==> flow/design.v <==
module clock(clk, reset, ballclk, plateclk, timeclk, refreshclk, dotmatrixclk,goalclk);
input clk;
input reset;
output ballclk, plateclk, timeclk, refreshclk, dotmatrixclk,goalclk;
reg ballclk, plateclk, timeclk, refreshclk, dotmatrixclk,goalclk;
reg [31:0]count1, count2, count3, count4, count5,count6;
always@(posedge clk)
begin
  if(!reset)
  begin
    count1 <= 32'd0; count2 <= 32'd0; count3 <= 32'd0;
    count4 <= 32'd0; count5 <= 32'd0; count6 <= 32'd0;
    timeclk <= 0; ballclk <= 0; plateclk <= 0;
    refreshclk <= 0; dotmatrixclk <= 0; goalclk <= 0;
  end
  else
  begin
   if(count1 == 32'd1000)
   begin
      count1 <= 32'd0;
      timeclk <= 1;
   end
   else
   begin
      count1 <= count1 + 32'd1;
		timeclk <= 0;
	end
	if(count2 == 32'd250)
   begin
      count2 <= 32'd0;
      ballclk <= 1;
   end
   else
   begin
      count2 <= count2 + 32'd1;
		ballclk <= 0;
	end
	if(count3 == 32'd500)
   begin
      count3 <= 32'd0;
      plateclk <= 1;
   end
   else
   begin
      count3 <= count3 + 32'd1;
		plateclk <= 0;
	end
	if(count4 == 32'd25)
   begin
      count4 <= 32'd0;
      refreshclk <= 1;
   end
   else
   begin
      count4 <= count4 + 32'd1;
		refreshclk <= 0;
	end
	if(count5 == 32'd4)
   begin
      count5 <= 32'd0;
      dotmatrixclk <= 1;
   end
   else
   begin
      count5 <= count5 + 32'd1;
		dotmatrixclk <= 0;
	end
	if(count6 == 32'd4000)
   begin
      count6 <= 32'd0;
      goalclk <= 1;
   end
   else
   begin
      count6 <= count6 + 32'd1;
		goalclk <= 0;
	end
  end
end
endmodule 
module plate(reset,clk,en,sw1,sw2,sw3,sw4,nextleftpos,nextrightpos);
input reset,clk,en, sw1, sw2, sw3, sw4;
output [7:0]nextleftpos, nextrightpos;  
reg [7:0]nextleftpos, nextrightpos;
always@(posedge clk)	
begin
	if(!reset)
		nextleftpos <=8'b00111000;
	else if(en)
	begin
		if(sw2)  
		begin
			if(sw1)	 
			begin
				if(nextleftpos == 8'b11100000) 
					nextleftpos <= nextleftpos;
				else 
					nextleftpos <= nextleftpos<<1;	
			end
			else	 
			begin
				if(nextleftpos == 8'b00000111)
					nextleftpos <= nextleftpos;
				else 
					nextleftpos <= nextleftpos>>1;
			end
		end
		else	 
			nextleftpos <= nextleftpos;
	end
end
always@(posedge clk)
begin
	if(!reset)
		nextrightpos<=8'b00111000;
	else if(en)
	begin
		if(sw4)	 
		begin
			if(sw3)	 
			begin	
				if(nextrightpos == 8'b11100000) 
					nextrightpos <= nextrightpos;
				else 
					nextrightpos <= nextrightpos<<1; 
			end
			else	 
			begin
				if(nextrightpos == 8'b00000111)
					nextrightpos <= nextrightpos;
				else 
					nextrightpos <= nextrightpos>>1;
			end
		end
		else	 
		begin
			nextrightpos <= nextrightpos;
		end	
	end
end
endmodule
module sevendisplay	(lscore,rscore,timecount,
							 out1,out2,out3,out4,out5,out6
							 );
input [6:0]lscore,rscore,timecount;  
output  [6:0] out1,out2,out3,out4,out5,out6;  
reg
[3:0]decimal_lscore,digit_lscore,  
decimal_rscore,digit_rscore,  
decimal_timecount,digit_timecount;  
reg
[6:0] out1,out2,out3,out4,out5,out6;
always@(*)	
begin
		decimal_lscore = lscore/10;  
		case(decimal_lscore)
			1:out1=7'b1111001;
			2:out1=7'b0100100;
			3:out1=7'b0110000;
			4:out1=7'b0011001;
			5:out1=7'b0010010;
			6:out1=7'b0000010;
			7:out1=7'b1111000;
			8:out1=7'b0000000;
			9:out1=7'b0010000;
			default:out1=7'b1000000;
		endcase
		digit_lscore = lscore%10;  
		case(digit_lscore)
			1:out2=7'b1111001;
			2:out2=7'b0100100;
			3:out2=7'b0110000;
			4:out2=7'b0011001;
			5:out2=7'b0010010;
			6:out2=7'b0000010;
			7:out2=7'b1111000;
			8:out2=7'b0000000;
			9:out2=7'b0010000;
			default:out2=7'b1000000;
		endcase
end
always@(*)	
begin
		decimal_rscore = rscore/10;
		case(decimal_rscore)
			1:out3=7'b1111001;
			2:out3=7'b0100100;
			3:out3=7'b0110000;
			4:out3=7'b0011001;
			5:out3=7'b0010010;
			6:out3=7'b0000010;
			7:out3=7'b1111000;
			8:out3=7'b0000000;
			9:out3=7'b0010000;
			default:out3=7'b1000000;
		endcase
		digit_rscore = rscore%10;
		case(digit_rscore)
			1:out4=7'b1111001;
			2:out4=7'b0100100;
			3:out4=7'b0110000;
			4:out4=7'b0011001;
			5:out4=7'b0010010;
			6:out4=7'b0000010;
			7:out4=7'b1111000;
			8:out4=7'b0000000;
			9:out4=7'b0010000;
			default:out4=7'b1000000;
		endcase
end
always@(*)	
begin	
		decimal_timecount = timecount/10;
		case(decimal_timecount)
			1:out5=7'b1111001;
			2:out5=7'b0100100;
			3:out5=7'b0110000;
			4:out5=7'b0011001;
			5:out5=7'b0010010;
			6:out5=7'b0000010;
			7:out5=7'b1111000;
			8:out5=7'b0000000;
			9:out5=7'b0010000;
			default:out5=7'b1000000;
		endcase
		digit_timecount = timecount%10;
		case(digit_timecount)
			1:out6=7'b1111001;
			2:out6=7'b0100100;
			3:out6=7'b0110000;
			4:out6=7'b0011001;
			5:out6=7'b0010010;
			6:out6=7'b0000010;
			7:out6=7'b1111000;
			8:out6=7'b0000000;
			9:out6=7'b0010000;
			default:out6=7'b1000000;
		endcase
end
endmodule
module dotmatrix(clk,reset,en,gamestate,dot_row,dot0_col,dot1_col,
                      my_plate,enemy_plate,x,y, 
                      rscore,lscore);
    input clk;
    input reset, en;
    input [1:0]gamestate;
    input [3:0]x;
    input [2:0]y;
    input [7:0]my_plate;
    input [7:0]enemy_plate;
    input [6:0]rscore,lscore;
    output [7:0]dot_row;
    output [7:0]dot0_col,dot1_col;
    reg [7:0]dot_row;
    reg [7:0]dot0_col;
    reg [7:0]dot1_col;
    reg [3:0] step;
	 reg [15:0] dot_col;
    always@(posedge clk)
    if(!reset)
    begin
			step = 4'd0;
			dot_row = 8'b11111111;
			{dot0_col,dot1_col} = 16'd0;
			dot_col = 16'd0;
    end
    else if(en)
    begin
			if (step == 4'd0) 
				step = 4'd15;
			else 
				step = step - 4'd1;
			dot_row = 8'b11111111;
			{dot0_col,dot1_col} = dot_col;
			dot_col = 16'b00000000_00000000;
			case(gamestate)
				0: 
				begin
					dot_col[step] = 1;
					case (step)
						15:dot_row=8'b11111111;
						14:dot_row=8'b00011111;
						13:dot_row=8'b10111111;
						12:dot_row=8'b00011111;
						11:dot_row=8'b11111000;
						10:dot_row=8'b11111010;
						9: dot_row=8'b11111000;
						8: dot_row=8'b00011111;
						7: dot_row=8'b01011111;
						6: dot_row=8'b01011111;
						5: dot_row=8'b11111000;
						4: dot_row=8'b11111101;
						3: dot_row=8'b11111010;
						2: dot_row=8'b01111111;
						1: dot_row=8'b10011111;
						0: dot_row=8'b01111111;
					endcase	
				end
            1: 
            begin
					dot_col[step] = 1;
					case(x)
						1:
						case (step)
							14:dot_row= ~enemy_plate;
							15:dot_row= ~my_plate;
							13:dot_row= ~(8'b00000001<<y);
							12:dot_row=8'b11111111;
							11:dot_row=8'b11111111;
							10:dot_row=8'b11111111;
							9: dot_row=8'b11111111;
							8: dot_row=8'b11111111;
							7: dot_row=8'b11111111;
							6: dot_row=8'b11111111;
							5: dot_row=8'b11111111;
							4: dot_row=8'b11111111;
							3: dot_row=8'b11111111;
							2: dot_row=8'b11111111;
							1: dot_row=8'b11111111;
							0: dot_row=8'b11111111;
						endcase	
						2:
						case (step)
							14:dot_row= ~enemy_plate;
							15:dot_row= ~my_plate;
							13:dot_row=8'b11111111;
							12:dot_row= ~(8'b00000001<<y);
							11:dot_row=8'b11111111;
							10:dot_row=8'b11111111;
							9: dot_row=8'b11111111;
							8: dot_row=8'b11111111;
							7: dot_row=8'b11111111;
							6: dot_row=8'b11111111;
							5: dot_row=8'b11111111;
							4: dot_row=8'b11111111;
							3: dot_row=8'b11111111;
							2: dot_row=8'b11111111;
							1: dot_row=8'b11111111;
							0: dot_row=8'b11111111;
						endcase	
						3:
						case (step)
							14:dot_row= ~enemy_plate;
							15:dot_row= ~my_plate;
							13:dot_row=8'b11111111;
							12:dot_row=8'b11111111; 
							11:dot_row=~(8'b00000001<<y);
							10:dot_row=8'b11111111;
							9: dot_row=8'b11111111;
							8: dot_row=8'b11111111;
							7: dot_row=8'b11111111;
							6: dot_row=8'b11111111;
							5: dot_row=8'b11111111;
							4: dot_row=8'b11111111;
							3: dot_row=8'b11111111;
							2: dot_row=8'b11111111;
							1: dot_row=8'b11111111;
							0: dot_row=8'b11111111;
						endcase
						4:
						case (step)
							14:dot_row= ~enemy_plate;
							15:dot_row= ~my_plate;
							13:dot_row=8'b11111111;
							12:dot_row=8'b11111111; 
							11:dot_row=8'b11111111; 
							10:dot_row=~(8'b00000001<<y);
							9: dot_row=8'b11111111;
							8: dot_row=8'b11111111;
							7: dot_row=8'b11111111;
							6: dot_row=8'b11111111;
							5: dot_row=8'b11111111;
							4: dot_row=8'b11111111;
							3: dot_row=8'b11111111;
							2: dot_row=8'b11111111;
							1: dot_row=8'b11111111;
							0: dot_row=8'b11111111;
						endcase	
						5:
						case (step)
							14:dot_row= ~enemy_plate;
							15:dot_row= ~my_plate;
							13:dot_row=8'b11111111;
							12:dot_row=8'b11111111; 
							11:dot_row=8'b11111111; 
							10:dot_row=8'b11111111;
							9: dot_row=~(8'b00000001<<y);
							8: dot_row=8'b11111111;
							7: dot_row=8'b11111111;
							6: dot_row=8'b11111111;
							5: dot_row=8'b11111111;
							4: dot_row=8'b11111111;
							3: dot_row=8'b11111111;
							2: dot_row=8'b11111111;
							1: dot_row=8'b11111111;
							0: dot_row=8'b11111111;
						endcase	
						6:
						case (step)
							14:dot_row= ~enemy_plate;
							15:dot_row= ~my_plate;
							13:dot_row=8'b11111111;
							12:dot_row=8'b11111111; 
							11:dot_row=8'b11111111; 
							10:dot_row=8'b11111111;
							9: dot_row=8'b11111111;
							8: dot_row=~(8'b00000001<<y);
							7: dot_row=8'b11111111;
							6: dot_row=8'b11111111;
							5: dot_row=8'b11111111;
							4: dot_row=8'b11111111;
							3: dot_row=8'b11111111;
							2: dot_row=8'b11111111;
							1: dot_row=8'b11111111;
							0: dot_row=8'b11111111;	
						endcase	
						7:
						case (step)
							14:dot_row= ~enemy_plate;
							15:dot_row= ~my_plate;
							13:dot_row=8'b11111111;
							12:dot_row=8'b11111111; 
							11:dot_row=8'b11111111; 
							10:dot_row=8'b11111111;
							9: dot_row=8'b11111111;
							8: dot_row=8'b11111111;
							7: dot_row=~(8'b00000001<<y);
							6: dot_row=8'b11111111;
							5: dot_row=8'b11111111;
							4: dot_row=8'b11111111;
							3: dot_row=8'b11111111;
							2: dot_row=8'b11111111;
							1: dot_row=8'b11111111;
							0: dot_row=8'b11111111;
						endcase	
						8:
						case (step)
							14:dot_row= ~enemy_plate;
							15:dot_row= ~my_plate;
							13:dot_row=8'b11111111;
							12:dot_row=8'b11111111; 
							11:dot_row=8'b11111111; 
							10:dot_row=8'b11111111;
							9: dot_row=8'b11111111;
							8: dot_row=8'b11111111;
							7: dot_row=8'b11111111;
							6: dot_row=~(8'b00000001<<y);
							5: dot_row=8'b11111111;
							4: dot_row=8'b11111111;
							3: dot_row=8'b11111111;
							2: dot_row=8'b11111111;
							1: dot_row=8'b11111111;
							0: dot_row=8'b11111111;
						endcase	
						9:
						case (step)
							14:dot_row= ~enemy_plate;
							15:dot_row= ~my_plate;
							13:dot_row=8'b11111111;
							12:dot_row=8'b11111111; 
							11:dot_row=8'b11111111; 
							10:dot_row=8'b11111111;
							9: dot_row=8'b11111111;
							8: dot_row=8'b11111111;
							7: dot_row=8'b11111111;
							6: dot_row=8'b11111111;
							5: dot_row=~(8'b00000001<<y);
							4: dot_row=8'b11111111;
							3: dot_row=8'b11111111;
							2: dot_row=8'b11111111;
							1: dot_row=8'b11111111;
							0: dot_row=8'b11111111;
						endcase	
						10:
						case (step)
							14:dot_row= ~enemy_plate;
							15:dot_row= ~my_plate;
							13:dot_row=8'b11111111;
							12:dot_row=8'b11111111; 
							11:dot_row=8'b11111111; 
							10:dot_row=8'b11111111;
							9: dot_row=8'b11111111;
							8: dot_row=8'b11111111;
							7: dot_row=8'b11111111;
							6: dot_row=8'b11111111;
							5: dot_row=8'b11111111;
							4: dot_row=~(8'b00000001<<y);
							3: dot_row=8'b11111111;
							2: dot_row=8'b11111111;
							1: dot_row=8'b11111111;
							0: dot_row=8'b11111111;
						endcase	
						11:
						case (step)
							14:dot_row= ~enemy_plate;
							15:dot_row= ~my_plate;
							13:dot_row=8'b11111111;
							12:dot_row=8'b11111111; 
							11:dot_row=8'b11111111; 
							10:dot_row=8'b11111111;
							9: dot_row=8'b11111111;
							8: dot_row=8'b11111111;
							7: dot_row=8'b11111111;
							6: dot_row=8'b11111111;
							5: dot_row=8'b11111111;
							4: dot_row=8'b11111111;
							3: dot_row=~(8'b00000001<<y);
							2: dot_row=8'b11111111;
							1: dot_row=8'b11111111;
							0: dot_row=8'b11111111;
						endcase	
						12:
						case (step)
							14:dot_row= ~enemy_plate;
							15:dot_row= ~my_plate;
							13:dot_row=8'b11111111;
							12:dot_row=8'b11111111; 
							11:dot_row=8'b11111111; 
							10:dot_row=8'b11111111;
							9: dot_row=8'b11111111;
							8: dot_row=8'b11111111;
							7: dot_row=8'b11111111;
							6: dot_row=8'b11111111;
							5: dot_row=8'b11111111;
							4: dot_row=8'b11111111;
							3: dot_row=8'b11111111;
							2: dot_row=~(8'b00000001<<y);
							1: dot_row=8'b11111111;
							0: dot_row=8'b11111111;
						endcase	
						13:
						case (step)
							14:dot_row= ~enemy_plate;
							15:dot_row= ~my_plate;
							13:dot_row=8'b11111111;
							12:dot_row=8'b11111111; 
							11:dot_row=8'b11111111; 
							10:dot_row=8'b11111111;
							9: dot_row=8'b11111111;
							8: dot_row=8'b11111111;
							7: dot_row=8'b11111111;
							6: dot_row=8'b11111111;
							5: dot_row=8'b11111111;
							4: dot_row=8'b11111111;
							3: dot_row=8'b11111111;
							2: dot_row=8'b11111111;
							1: dot_row=~(8'b00000001<<y);
							0: dot_row=8'b11111111;
						endcase	
						14:
						case (step)
							14:dot_row= ~enemy_plate;
							15:dot_row= ~my_plate;
							13:dot_row=8'b11111111;
							12:dot_row=8'b11111111; 
							11:dot_row=8'b11111111; 
							10:dot_row=8'b11111111;
							9: dot_row=8'b11111111;
							8: dot_row=8'b11111111;
							7: dot_row=8'b11111111;
							6: dot_row=8'b11111111;
							5: dot_row=8'b11111111;
							4: dot_row=8'b11111111;
							3: dot_row=8'b11111111;
							2: dot_row=8'b11111111;
							1: dot_row=8'b11111111;
							0: dot_row=~(8'b00000001<<y);
						endcase	
					endcase      
            end 
            2:
            begin
               if(rscore == lscore)
					begin
						dot_col[step] = 1;
						case (step)
							15:dot_row=8'b11111111;
							14:dot_row=8'b11111111;
							13:dot_row=8'b10000001;
							12:dot_row=8'b10111110;
							11:dot_row=8'b10111110;
							10:dot_row=8'b11011101;
							9: dot_row=8'b11100011;
							8: dot_row=8'b11111111;
							7: dot_row=8'b11111111;
							6: dot_row=8'b11111111;
							5: dot_row=8'b10000001;
							4: dot_row=8'b10111110;
							3: dot_row=8'b10111110;
							2: dot_row=8'b11011101;
							1: dot_row=8'b11100011;
							0: dot_row=8'b11111111;
						endcase	
					end
               else if(rscore > lscore) 
               begin
						dot_col[step] = 1;
						case (step)
							15:dot_row=8'b11111111;
							14:dot_row=8'b11111111;
							13:dot_row=8'b11111111;
							12:dot_row=8'b11111111;
							11:dot_row=8'b11111111;
							10:dot_row=8'b11111111;
							9: dot_row=8'b11111111;
							8: dot_row=8'b11111111;
							7: dot_row=8'b11111111;
							6: dot_row=8'b10001111;
							5: dot_row=8'b11100011;
							4: dot_row=8'b11111001;
							3: dot_row=8'b11000111;
							2: dot_row=8'b11111001;
							1: dot_row=8'b11100011;
							0: dot_row=8'b10001111;
						endcase	
					end               
               else
					begin
						dot_col[step] = 1;
						case (step)
							15:dot_row=8'b11111111;
							14:dot_row=8'b10001111;
							13:dot_row=8'b11100011;
							12:dot_row=8'b11111001;
							11:dot_row=8'b11000111;
							10:dot_row=8'b11111001;
							9: dot_row=8'b11100011;
							8: dot_row=8'b10001111;
							7: dot_row=8'b11111111;
							6: dot_row=8'b11111111;
							5: dot_row=8'b11111111;
							4: dot_row=8'b11111111;
							3: dot_row=8'b11111111;
							2: dot_row=8'b11111111;
							1: dot_row=8'b11111111;
							0: dot_row=8'b11111111;
						endcase	
					end	
            end
        endcase 
   end      
endmodule 
module Final_Project(reset,sw1,sw2,sw3,sw4,FPGA_clk,dot_row,dot0_col,dot1_col,
							out1, out2, out3, out4, out5, out6);
input FPGA_clk;	 
input reset, sw1, sw2, sw3, sw4; 
output [7:0]dot_row, dot0_col, dot1_col;
output [6:0]out1, out2, out3, out4, out5, out6;
reg [3:0]x;	 
reg move_x;	 
reg [1:0]move_y;	 
reg [2:0]y;	 
reg [1:0]gamestate;	 
reg [6:0]timecount;  
reg [6:0]lscore, rscore;
reg [3:0]x_q;
reg [2:0]y_q;
reg [1:0]gamestate_q;
reg [6:0]lscore_q, rscore_q;
wire [7:0]my_plate, enemy_plate; 
wire ballclk;
wire plateclk;
wire timeclk;
wire refreshclk;	
wire dotmatrixclk;
wire goalclk;
wire [7:0]dot_row, dot0_col, dot1_col;
wire [6:0]out1, out2, out3, out4, out5, out6;
dotmatrix DOT(.clk(FPGA_clk), .reset(reset), .en(dotmatrixclk), .gamestate(gamestate_q), .dot_row(dot_row), 
				  .dot0_col(dot0_col), .dot1_col(dot1_col), .my_plate(my_plate),
				  .rscore(rscore_q), .lscore(lscore_q),
				  .enemy_plate(enemy_plate), .x(x_q), .y(y_q));
plate PLA (.reset(reset), .clk(FPGA_clk), .en(plateclk), .sw1(sw1), .sw2(sw2), .sw3(sw3), .sw4(sw4), 
			  .nextleftpos(my_plate), .nextrightpos(enemy_plate));
sevendisplay SEV(.lscore(lscore), .rscore(rscore), .timecount(timecount),
					  .out1(out1), .out2(out2), .out3(out3), .out4(out4),
					  .out5(out5), .out6(out6));
clock CLK(.clk(FPGA_clk), .reset(reset), .ballclk(ballclk), .plateclk(plateclk),
			 .timeclk(timeclk), .refreshclk(refreshclk), .dotmatrixclk(dotmatrixclk),.goalclk(goalclk));	
	always@(posedge FPGA_clk) 	 
	begin						 
		if(!reset)				 
		begin
			timecount = 7'd5;
			move_x = 1'b1;
			move_y = 2'd2;
			x = 4'd14;
			y = 3'd3;
			lscore = 0;
			rscore = 0;
			gamestate = 2'd0;
		end
		else						 
		begin					 
			if(gamestate == 2'd0)	
			begin
				if(timeclk)
				begin
					if(timecount == 7'd0)
					begin
						timecount = 7'd99; 
						gamestate = 2'd1;
					end
					else
					begin
						if(timeclk)
						begin	
							timecount = timecount - 7'd1;
						end
						else
							timecount = timecount;
					end	
				end
				else
				begin
					timecount = timecount;
				end
			end
			else if(gamestate == 2'd1)	
			begin	
				if(timeclk)
				begin
					if(timecount == 7'd0)
							gamestate = 2'd2;
					else
					begin
							timecount = timecount - 7'd1;
					end
				end
				if(ballclk)
				begin	
					case(move_x)			 
					0:
					begin
						if(x == 4'd14)
						begin
							move_x = 1'd1;
							if((my_plate >> y) == 3'd7) 
							begin
								move_y = 2'd1;
								if(y == 3'd0)
									move_y = 2'd3;	
							end
							else if((my_plate >> y) == 3'd3)
								move_y = 2'd2;
							else if((my_plate >> y) == 3'd1)
							begin
								move_y = 2'd3;
								if(y == 3'd7)
									move_y = 2'd1;
							end
							else
							begin
								lscore = lscore + 7'd1;
								gamestate = 2'd3; 
							end	
						end									
						else
							move_x = 1'd0;
						x = x + 4'd1;
						end
					1:							 
					begin
						if(x == 4'd1)
						begin
							move_x = 1'd0;
							if((enemy_plate >> y) == 3'd7)
							begin
								move_y = 2'd1;
								if(y == 3'd0)
									move_y = 2'd3;	
							end
							else if((enemy_plate >> y) == 3'd3)
								move_y = 2'd2;
							else if((enemy_plate >> y) == 3'd1)
							begin
								move_y = 2'd3;
								if(y == 3'd7)
									move_y = 2'd1;
							end
							else
							begin
								rscore = rscore + 7'd1;
								gamestate = 2'd3; 
							end
						end
						else
							move_x = 1'd1;
						x = x - 4'd1;
					end
					endcase	
					if(move_y == 2'd1)			 
					begin
						if(y == 3'd0)
							move_y = 2'd3;
						else	
							y = y - 3'd1;
					end	
					else if(move_y == 2'd3)
					begin
						if(y == 3'd7)
							move_y = 2'd1;
						else
							y = y + 3'd1;
					end
					else
						y = y;
				end
				else
				begin
					move_x = move_x;
					move_y = move_y;
					x = x;
					y = y;
				end
			end
			else if (gamestate == 2'd2)
			begin
				rscore = rscore;
				lscore = lscore;
				timecount = timecount;
			end
			else 
			begin
				if(goalclk)
				begin
					move_x = 1'b1;
					move_y = 2'd2;
					x = 4'd14;
					y = 3'd3;
					gamestate = 2'd1;
				end
				else
					gamestate = 2'd3;
			end
		end
		x_q <= x;
		y_q <= y;
		gamestate_q <= gamestate;
		lscore_q <= lscore;
		rscore_q <= rscore;
	end
endmodule 
# Tool chain data of Final_Project
# The steps from the RTL of Final_Project to its reports follow in flow order.
# Line numbers count from 1 in the design file above.
# Operators: Yosys type, input widths -> output width; for muxes data width and select width s.
# Library cell names are shortened.
# A cell with n/a has no value.
# design
design	Final_Project
clock	FPGA_clk
cell_library	sky130hd
pvt_corner	tt_025C_1v80

# After elaboration
# Yosys after proc, flatten, opt, wreduce and memory -nomap, before mapping. Memory bits, and registers merged into a memory's read port (data or address), are not among the register bits. Print and check cells are not counted.
# Yosys's memory passes give these memory sizes; they may raise the number of words (mostly to a power of two), join words into wider ones and drop unused or constant bits.
# classes
addsub	14
div_mod_pow	6
n_cmp	1
equal	71
n_shift	4
muxes	110
n_logic	6
reduce_logical	35
# op_table
cell	count
$pmux 8 s4	14
$div 7x4->32 const B	3
$mod 7x4->32 const B	3
$reduce_or 13->1	14
$add 32x1->32 const B	5
$pmux 8 s14	1
$mux 7	16
$mux 2	39
$mux 8	8
$eq 4x4->1 const B	15
$eq 32x10->1 const B	1
$eq 32x12->1 const B	1
$eq 32x3->1 const B	1
$eq 32x8->1 const B	1
$eq 32x9->1 const B	1
$eq 4x3->1 const B	8
$eq 8x3->1 const B	4
$mux 4	7
$ne 2x2->1 const B	13
$not 8->8	3
$pmux 8 s3	1
$mux 3	8
$shift 1x5->16 const A	1
$eq 4x2->1 const B	4
$eq 8x1->1 const B	2
$eq 8x2->1 const B	2
$shr 8x3->8	2
$eq 8x8->1 const B	2
# Other operator kinds: 35; their cells: 67.
# bits
register_bits	258
mem_bits_ro	1072
mem_count	10
inputBits	6
output_inout_bits	66
wordCells	282
# mem_list
memory	words	width	rd	write_ports	line_no	rtl
(name not given)	16	7	1	0	576	case (step)
(name not given)	16	7	1	0	214	case(decimal_timecount)
(name not given)	16	7	1	0	227	case(digit_timecount)
(name not given)	16	7	1	0	185
(name not given)	16	7	1	0	198
(name not given)	16	7	1	0	156
# Further memories, not shown: 4.

# Depth
# Yosys ltp: most cells in a row. Word level: on the elaborated netlist, between registers, memories and ports. Mapped: between sequential cells and ports; inverters and the memories' decode and read muxes count.
# logic_depth
word_depth	16
abc_area	1
mapped_depth	27
mapped_depth_nobuf	26

# Synthesis result
# Source: synth_stat.txt of the flow (Yosys; design flattened, memories mapped). It holds for the ABC_AREA given above (unset counts as 0); a run with the other value may have another netlist.
# Totals and module areas in this step are rounded.
# mapped
mapped_cells	3192
area_um2	20000
sequential_area_um2	5300
ff_cells	263
# by_type
cell_type	count	type_area_um2
dfxtp_1	263	5265.05
nand2_1	674	2.53E+03
nor2_1	433	1.63E+03
nand3_1	308	1.54E+03
inv_1	393	1.48E+03
o21ai_0	199	995.955
a21oi_1	192	960.922
ha_1	67	838.304
nor3_1	91	455.437
nand4_1	71	444.176
xor2_1	46	402.886
nor4_1	55	344.08
o211ai_1	39	292.781
clkbuf_1	65	243.984
nand2_2	27	168.912
nor2_2	26	162.656
nor3b_1	21	157.651
xnor2_1	17	148.893
# Not listed: further types 41, cells in them 205.

# Worst setup path after synthesis
# Source: OpenSTA report_checks on the synthesized netlist (no wires, ideal clock, input and output delay 20% of the period each), path of least setup slack; recovery checks are left aside. Register names are those of the netlist, which keeps one name where synthesis merged equal registers.
# synth_path
path_type	register -> output
startpoint	reg timecount[4]
endpoint	out out6[1]
period_ns	10.0
out_delay_ns	2.000
t_first_pin_ns	0.000
t_arrival_ns	3.032
setup_slack_ns	4.968
path_delay_ns	3.032
path_stages	21
n_path_buf	0
period_less_setup_slack_ns	5.032
# "path_delay_ns" = arrival - input delay + setup time.
# At an output port there is no setup time.
# "path_stages": output pins that drive a net of the path, with the launching flip-flop's if there is one; two outputs of one cell count as two.
# "period_less_setup_slack_ns" is the clock period less the worst setup slack; recovery checks do not enter. This is arithmetic on one report: input and output delays are still those of the set period (20% each).
# The rows between start and end are the longest chain of elaborated cells between them; the timing report does not say that the signal goes this way. Where chains are equally long, one stands for them.
# A line is the first line of the expression or statement that the cell stems from. Yosys adds cells for indexed reads and writes and turns some case tables into memories.
# The chain passes a memory read, where the word-level depth is cut; so it can be longer than that depth.
# At most two assigning lines are given for a register; there are more.
# synth_via
cell_sequence	dfxtp_1 > nor2_1 > inv_1 > ha_1 > o21ai_1 > nand2_2 > nor2_4 > xor2_2 > nand2_1 > nand2_2 > nand2_2 > nand2_1 > nand2_1 > clkinv_1 > nand2_2 > nand2_4 > nand2_1 > nand2_1 > inv_1 > ha_1 > nor3_1
elab_chain_cells	2
cone_cells	2
classes_between	div (1); memory (1)
# synth_lines
item	line_no	rtl
start, declared	654	reg [6:0]timecount;
start, assigned	708	timecount = timecount - 7'd1;
start, assigned	711	timecount = timecount;
$mod 7x4->32	226	digit_timecount = timecount%10;
$mem_v2 16x7	227	case(digit_timecount)
end, declared	648	output [6:0]out1, out2, out3, out4, out5, out6;

# Timing after layout
# Path of least setup slack in the final report of entry A (OpenROAD, finished layout, wires in). Where an end is a register, its clock arrival counts in the times.
# layout_path
path_type	register -> output
startpoint	reg timecount[4]
endpoint	out out6[1]
period_ns	10.0
out_delay_ns	2.00
t_first_pin_ns	0.58
t_arrival_ns	4.41
setup_slack_ns	3.59
path_stages	22
n_path_buf	1
# The rows between start and end are the longest chain of elaborated cells between them; the timing report does not say that the signal goes this way. Where chains are equally long, one stands for them.
# The chain passes a memory read, where the word-level depth is cut; so it can be longer than that depth.
# At most two assigning lines are given for a register; there are more.
# layout_via
cell_sequence	dfxtp_1 > nor2_1 > inv_1 > ha_1 > o21ai_1 > nand2_2 > nor2_4 > xor2_2 > nand2_1 > nand2_2 > nand2_2 > nand2_1 > nand2_1 > clkinv_1 > nand2_2 > nand2_4 > nand2_1 > nand2_1 > inv_1 > ha_1 > nor3_1 > clkdlybuf4s50_1
elab_chain_cells	2
cone_cells	2
classes_between	div (1); memory (1)
# layout_lines
item	line_no	rtl
start, declared	654	reg [6:0]timecount;
start, assigned	708	timecount = timecount - 7'd1;
start, assigned	711	timecount = timecount;
$mod 7x4->32	226	digit_timecount = timecount%10;
$mem_v2 16x7	227	case(digit_timecount)
end, declared	648	output [6:0]out1, out2, out3, out4, out5, out6;

# Settings and measured results of 5 stored flow runs for module Final_Project (sky130hd), not sorted in any way. The constraints put input and output delay at 20% of the set period each and load the outputs with 0.01 pF.
# By "fin_power_mw" is meant OpenSTA's value without simulated activity: inputs other than the clock are taken to toggle once in ten clock periods, and the tool carries that through the logic.
# Values from the reports are rounded here.
# A setting shown as . is not set for that run.
# Among the results, . means that no value is shown for the run.
run	ABC_AREA	CORE_UTILIZATION	GPL_ROUTABILITY_DRIVEN	GPL_TIMING_DRIVEN	MIN_ROUTING_LAYER	PLACE_DENSITY	SLEW_MARGIN	TNS_END_PERCENT	period_ns	CAP_MARGIN	CORE_MARGIN	CELL_PAD_IN_SITES_GLOBAL_PLACEMENT	CTS_CLUSTER_DIAMETER	HOLD_SLACK_MARGIN	PLACE_DENSITY_LB_ADDON	SETUP_SLACK_MARGIN	CORE_ASPECT_RATIO	MAX_ROUTING_LAYER	utilization_frac	setup_worst_slack_ns	yosys.chip_area_um2	fin_power_mw	setup_tns_ns	dieArea_um2
entry A	1	40	0	0	met1	0.51	5	70	10.0	20	2	.	.	.	.	.	.	.	0.46	3.6	20000	2.5	0.000	51000
entry B	.	67	0	.	met1	.	30	.	12.1	20	4	2	155	0.06	0.12	1.65	.	.	.	.	.	.	.	.
entry C	.	40	.	.	.	.	20	.	7.21	20	2	.	.	.	.	.	.	.	0.45	0.63	18000	3.3	0.000	47000
entry D	1	42	1	1	met2	.	25	65	4.07	20	3	.	210	0.28	0.02	.	1.02	met5	0.52	-0.23	20000	6.2	-4.5	49000
entry E	1	40	0	.	.	0.51	20	.	10.0	20	2	.	.	.	.	.	.	.	0.45	3.6	20000	2.5	0.000	51000
# Entry B: unfinished; error FLW-0024 in placement
